==> flow/design.v <==
module div 
	#(
		parameter W=32,
					 CBIT=6		 
	 )
	(
		input wire clk, reset, str_trg,
		input wire [W-1:0] dvsr, dvnd,
		output reg ready, done_trg,
		output wire [W-1:0] quo,rmd
	);
	localparam [1:0]
		idle = 2'b00,
		op = 2'b01,
		last = 2'b10,
		done = 2'b11;
	reg [1:0] state_reg, state_next;
	reg [W-1:0] rh_reg, rh_next, rl_reg, rl_next, rh_tmp, d_reg, d_next;
	reg [CBIT-1:0] n_reg, n_next;
	reg q_bit, start;
	always @ (posedge clk, posedge reset)
		if (reset)
		begin
			state_reg<=idle;
			rh_reg<=0;
			rl_reg<=0;
			d_reg<=0;
			n_reg<=0;
		end
		else
		begin
			state_reg<=state_next;
			rh_reg<=rh_next;
			rl_reg<=rl_next;
			d_reg<=d_next;
			n_reg<=n_next;
		end
		always @*
		begin
			start = str_trg;
			state_next = state_reg;
			ready = 1'b0;
			done_trg = 1'b0;
			rh_next = rh_reg;
			rl_next = rl_reg;
			d_next = d_reg;
			n_next = n_reg;
			case (state_reg)
				idle:
				begin
					ready = 1'b1;
					if (start)
					begin
						rh_next = 0;
						rl_next = dvnd;   
						d_next = dvsr;    
						n_next = W+1;     
						state_next = op;
					end
				end
				op:
				begin
					rl_next  = {rl_reg[W-2:0], q_bit};
					rh_next = {rh_tmp[W-2:0], rl_reg[W-1]};
					n_next = n_reg-1;
					if (n_next==1)
						state_next = last;
				end
				last:  
				begin
					rl_next = {rl_reg[W-2:0], q_bit};
					rh_next = rh_tmp;
					state_next = done;
				end
				done:
				begin
					done_trg = 1'b1;
					state_next = idle;
				end
				default: state_next = idle;
			endcase
		end
		always @*
			if (rh_reg >= d_reg)
			begin
				rh_tmp = rh_reg - d_reg;
				q_bit=1'b1;
			end
			else
			begin
				rh_tmp = rh_reg;
				q_bit = 1'b0;
			end
		assign quo = rl_reg;
		assign rmd = rh_reg;
endmodule
module div_avalon
	#(
		parameter W     = 32,
				  CBIT  = 6		 
	 )
	(
		input wire clk, reset,
		input wire [2:0] div_address,
		input wire div_chipselect,
		input wire div_write,
		input wire [W-1:0] div_writedata,
		output wire [W-1:0] div_readdata,
		output wire div_irq,
		output wire div_rdy
	);
    localparam [2:0]
        SET_DIVIDEND  = 3'h0,
        SET_DIVISOR   = 3'h1,
        START         = 3'h2,
        GET_QUOTIENT  = 3'h3,
        GET_REMAINDER = 3'h4,
        GET_READY     = 3'h5,
        DONE_TRG      = 3'h6;
	wire div_start, div_ready, set_done_trg, clr_done_trg;
	reg [W-1:0] dvnd_reg, dvsr_reg;
	reg done_trg_reg;
	wire [W-1:0] quo, rmd;
	wire wr_en, wr_dvnd, wr_dvsr;
	div #(.W(32), .CBIT(6)) d1
		 ( .clk(clk), .reset(reset), .str_trg(div_start), .dvsr(dvsr_reg), .dvnd(dvnd_reg),   
		   .ready(div_ready), .done_trg(set_done_trg), .quo(quo), .rmd(rmd));         
	always @ (posedge clk, posedge reset)
	begin
		if (reset)
		begin
			dvnd_reg <= 0;
			dvsr_reg <= 0;
			done_trg_reg <= 0;
		end
		else
		begin
			if (wr_dvnd)
				dvnd_reg <= div_writedata;
			if (wr_dvsr)
				dvsr_reg <= div_writedata;
			if (set_done_trg)
				done_trg_reg <= 1'b1;
			else if (clr_done_trg)
				done_trg_reg <= 1'b0;
		end
	end
	assign wr_en = div_write & div_chipselect;
	assign wr_dvnd = (div_address == SET_DIVIDEND) & wr_en;
	assign wr_dvsr = (div_address == SET_DIVISOR) & wr_en;
	assign div_start = (div_address == START) & wr_en;
	assign clr_done_trg = (div_address == DONE_TRG) & wr_en;
	assign div_readdata = (div_address == GET_QUOTIENT) ? quo :
								 (div_address == GET_REMAINDER) ? rmd :
								 (div_address == GET_READY) ? {31'b0, div_ready} : {31'b0, done_trg_reg};
	assign div_rdy = div_ready;
	assign div_irq = done_trg_reg;
endmodule
======== Reports on div_avalon ========
What the tools print for div_avalon, step after step.
Lines are those of the file above, counted from 1.
Cell names lack the library's common part.
A cell with - has no value.
inputs
  top ..................................... div_avalon
  clock input ............................. clk
  standard-cell library ................... sky130hd
  corner .................................. tt_025C_1v80

======== Word level ========
Source: Yosys, flattened and elaborated, memories not mapped. Widths are those after wreduce. Registers that Yosys merges into a memory's read port (data or address) are not register bits. Print and check cells do not count. Equal cells are merged and count once.
bit counts
  input port bits ......................... 39
  elaborated cells ........................ 65
  register bits ........................... 169
cells by class
  bitwise logic cells ..................... 8
  add/sub/neg operators ................... 2
  muxes and demuxes ....................... 20
  reductions and logical operators ........ 12
  $lt $le $gt $ge ......................... 1
  equal/unequal tests ..................... 13
operators with widths
  cell                                                    count
  2-to-1 mux 32 bit                                       7
  case mux 32 bit (select 3 bit)                          1
  case mux 32 bit (select 2 bit)                          1
  subtractor 32 bit                                       1
  greater-or-equal comparator 32 bit                      1
  case mux 6 bit (select 2 bit)                           1
  equality test 3 bit (second input constant)             3
  AND reduction 2 bit                                     4
  case mux 2 bit (select 4 bit)                           1
  equality test 3 x 2 -> 1 bit (second input constant)    2
  OR reduction 3 bit                                      2
  subtractor 6 x 1 -> 6 bit (second input constant)       1
  equality test 6 x 1 -> 1 bit (second input constant)    1
  2-to-1 mux 6 bit                                        1
  bitwise AND 1 bit                                       5
  inequality test 2 x 1 -> 1 bit (second input constant)  2
  equality test 2 bit (second input constant)             2
  OR reduction 2 bit                                      2
  case mux 1 bit (select 2 bit)                           2
  2-to-1 mux 2 bit                                        2
  2-to-1 mux 1 bit                                        4
  NOT 1 bit                                               3
  equality test 3 x 1 -> 1 bit (second input constant)    1
  logical NOT 3 bit                                       1
  AND reduction 3 bit                                     1
  equality test 2 x 1 -> 1 bit (second input constant)    1
  inequality test 2 bit (second input constant)           1
  logical NOT 2 bit                                       1
  nonzero test 2 bit                                      1

======== Logic depth ========
Depth = most cells in a row (Yosys ltp): at word level without a register or memory, in the mapped netlist without a sequential cell, where the memories' decode and read muxes count.
logic depth
  depth in word-level cells ............... 6
  ABC_AREA ................................ 0
  gate-level depth with buffers ........... 14
  depth with buffers taken out ............ 12

======== Mapped cells and area ========
Yosys stat after the flow's synthesis: flattened, memories mapped to cells. It holds for the ABC_AREA given above (unset counts as 0); a run with the other value may have another netlist.
Totals and module areas in this step are rounded.
cell types
  cell      count  total area (sq um)
  dfrtp_1   170    4254.08
  mux2_2    99     1.11E+03
  mux2i_1   45     450.432
  ha_1      34     425.408
  o21ai_0   77     385.37
  nand2_1   82     307.795
  a22o_1    32     280.269
  a21oi_1   46     230.221
  inv_1     48     180.173
  nor2_1    39     146.39
  a21o_1    18     135.13
  clkbuf_1  35     131.376
  xnor2_1   15     131.376
  a22oi_1   16     120.115
  xor2_1    10     87.584
  and3_1    10     62.56
  a221o_1   6      60.058
  o221ai_1  6      52.55
Other cell types: 47; their cells: 121.
mapped netlist
  flip-flop cells ......................... 171
  sequential part of the area ............. 4280 sq um
  mapped cells ............................ 909
  cell area after synthesis ............... 9452 sq um
By module: a second synthesis without flattening, with its own total; a netlist apart from the flattened one above.
second synthesis, totals
  cell total of the unflattened synthesis .. 939
  area total of the unflattened synthesis .. 9548 sq um
Each row is one instance without its submodules.
modules
  module      times used  cells  area (sq um)
  div         1           748    6599
  div_avalon  1           191    2949

======== Timing after synthesis ========
Path of least setup slack by OpenSTA after synthesis, without wires, with an ideal clock, recovery checks aside; 20% of the period is set as input and as output delay. Where synthesis merged equal registers, the netlist keeps one of their names.
timing path after synthesis
  kind .................................... input -> register
  from .................................... input port div_address[1]
  to ...................................... register d1.rh_reg[30]
  library setup time ...................... 128 ps
  time at the first pin ................... 1000 ps
  path delay .............................. 2078 ps
  period .................................. 5000 ps
  arrival ................................. 2950 ps
  input delay ............................. 1000 ps
  stages .................................. 9
  buffers on the path ..................... 2
  slack ................................... 1923 ps
  synthesis period reached ................ 3077 ps
"path delay" = arrival - input delay + setup time.
"stages": output pins that drive a net of the path, with the launching flip-flop's if there is one; two outputs of one cell count as two.
"synthesis period reached" = period - worst setup slack (recovery checks aside). The figure is calculated, with input and output delays left at 20% of the set period.
Between the ends stands the longest chain of elaborated cells between them, by number of cells; it is not shown to be the way that was timed. Of several equally long chains one is given.
Each line given opens the expression or statement behind the cell; cells for indexed reads and writes are added by Yosys, which also makes memories of some case tables.
on the way, after synthesis
  cell sequence ........................... clkbuf_1 -> nand4b_1 -> nand2b_1 -> a21oi_1 -> clkinv_1 -> a21o_1 -> buf_2 -> a222oi_1 -> nand2_1
  cells in the longest elaborated chain ... 4
ends and longest elaborated chain, after synthesis
  item                            line  source
  start: declaration              104   input wire [2:0] div_address,
  equality test 3 x 2 -> 1 bit    151   assign div_start = (div_address == START) & wr_en;
  bitwise AND 1 bit               151
  2-to-1 mux 32 bit               52    if (start)
  case mux 32 bit (select 3 bit)  48    case (state_reg)
  end: assignment                 25    rh_reg<=0;
  end: assignment                 33    rh_reg<=rh_next;
  end: declaration                18    reg [W-1:0] rh_reg, rh_next, rl_reg, rl_next, rh_tmp, d_reg, d_next;

======== Path in the finished layout ========
Path of least setup slack in the final report of entry A (OpenROAD, finished layout, wires in). Where an end is a register, its clock arrival counts in the times.
The report prints the path's times to 10 ps; the period is as set.
timing path post-layout
  kind .................................... input -> output
  from .................................... input port div_address[2]
  to ...................................... output port div_readdata[19]
  time at the first pin ................... 940 ps
  period .................................. 4690 ps
  output delay ............................ 940 ps
  input delay ............................. 940 ps
  stages .................................. 6
  buffers on the path ..................... 3
  arrival ................................. 3010 ps
  slack ................................... 740 ps
Between the ends stands the longest chain of elaborated cells between them, by number of cells; it is not shown to be the way that was timed. Of several equally long chains one is given.
on the way, post-layout
  cell sequence ........................... clkdlybuf4s50_1 -> inv_1 -> nor3_2 -> buf_4 -> a22o_1 -> clkdlybuf4s50_1
  cells in the longest elaborated chain ... 3
ends and longest elaborated chain, post-layout
  item                 line  source
  start: declaration   104   input wire [2:0] div_address,
  equality test 3 bit  154   (div_address == GET_REMAINDER) ? rmd :
  2-to-1 mux 32 bit    154
  2-to-1 mux 32 bit    153   assign div_readdata = (div_address == GET_QUOTIENT) ? quo :
  end: declaration     108   output wire [W-1:0] div_readdata,

# Flow runs of div_avalon

Flow measurements of div_avalon on sky130hd: 4 stored runs with different settings, listed in no order. Input and output delays are each 20% of the period that was set; the output load is 0.01 pF.
"clock period reached" = clock period - worst setup slack. The figure is calculated, with input and output delays left at 20% of the set period.
"critical path time" means the part of the period allowed to the worst setup path (the constraints hold back 20% at inputs and 20% at outputs) less its slack; where the path has registers, the arrival times of their clocks count too.
"total design power" rests on the timing tool's default activity at the inputs, not on a simulated workload.
"critical path time" is known to 10 ps.
The measured numbers are rounded.

---- entry A ----
settings
  CAP_MARGIN = 0
  CELL_PAD_IN_SITES_GLOBAL_PLACEMENT = 3
  CORE_MARGIN = 5
  CORE_UTILIZATION = 32
  CTS_CLUSTER_SIZE = 47
  MAX_ROUTING_LAYER = met5
  PLACE_DENSITY = 0.9
  SETUP_SLACK_MARGIN = 0.18
  SLEW_MARGIN = 30
  period_ns = 4.69
results
  synthesis area .......................... 9452 sq um
  die size ................................ 33070 sq um
  std-cell area (final layout) ............ 11180 sq um
  post-route utilization .................. 38.0%
  worst slack on setup checks ............. 741 ps
  post-route setup TNS .................... 0 ps
  worst hold slack in the final report .... 504 ps
  total design power ...................... 7.464 mW
  clock period reached .................... 3949 ps
  critical path time ...................... 2070 ps
  type of the worst setup path ............ input -> output

---- entry B ----
settings
  CELL_PAD_IN_SITES_DETAIL_PLACEMENT = 2
  CORE_ASPECT_RATIO = 0.56
  CORE_UTILIZATION = 69
  CTS_CLUSTER_SIZE = 67
  GPL_TIMING_DRIVEN = 0
  MIN_ROUTING_LAYER = met2
  PLACE_DENSITY_LB_ADDON = 0.15
  SETUP_SLACK_MARGIN = 0.26
  period_ns = 3.92
  CAP_MARGIN = 20
  CORE_MARGIN = 2
  SLEW_MARGIN = 20
results
  did not finish, placement stopped with DPL-0033

---- entry C ----
settings
  CORE_MARGIN = 6
  CORE_UTILIZATION = 54
  CTS_CLUSTER_DIAMETER = 247
  PLACE_DENSITY_LB_ADDON = 0.17
  SETUP_SLACK_MARGIN = 0.47
  SLEW_MARGIN = 35
  period_ns = 2.89
  CAP_MARGIN = 20
results
  synthesis area .......................... 9452 sq um
  die size ................................ 20820 sq um
  std-cell area (final layout) ............ 12520 sq um
  post-route utilization .................. 74.5%
  worst slack on setup checks ............. -308 ps
  post-route setup TNS .................... -1234 ps
  worst hold slack in the final report .... 501 ps
  total design power ...................... 14.86 mW
  clock period reached .................... 3198 ps
  critical path time ...................... 3200 ps
  type of the worst setup path ............ register -> register

---- entry D ----
settings
  CAP_MARGIN = 0
  CELL_PAD_IN_SITES_DETAIL_PLACEMENT = 1
  CELL_PAD_IN_SITES_GLOBAL_PLACEMENT = 0
  CORE_ASPECT_RATIO = 1.4
  CORE_UTILIZATION = 38
  GPL_ROUTABILITY_DRIVEN = 0
  GPL_TIMING_DRIVEN = 1
  MAX_ROUTING_LAYER = met4
  MIN_ROUTING_LAYER = met1
  PLACE_DENSITY = 0.67
  SETUP_SLACK_MARGIN = 1.65
  SLEW_MARGIN = 0
  TNS_END_PERCENT = 65
  period_ns = 5.6
  CORE_MARGIN = 2
results
  synthesis area .......................... 9452 sq um
  die size ................................ 26170 sq um
  std-cell area (final layout) ............ 11170 sq um
  post-route utilization .................. 45.4%
  worst slack on setup checks ............. 1728 ps
  post-route setup TNS .................... 0 ps
  worst hold slack in the final report .... 506 ps
  total design power ...................... 6.407 mW
  clock period reached .................... 3872 ps
  critical path time ...................... 1630 ps
  type of the worst setup path ............ input -> output
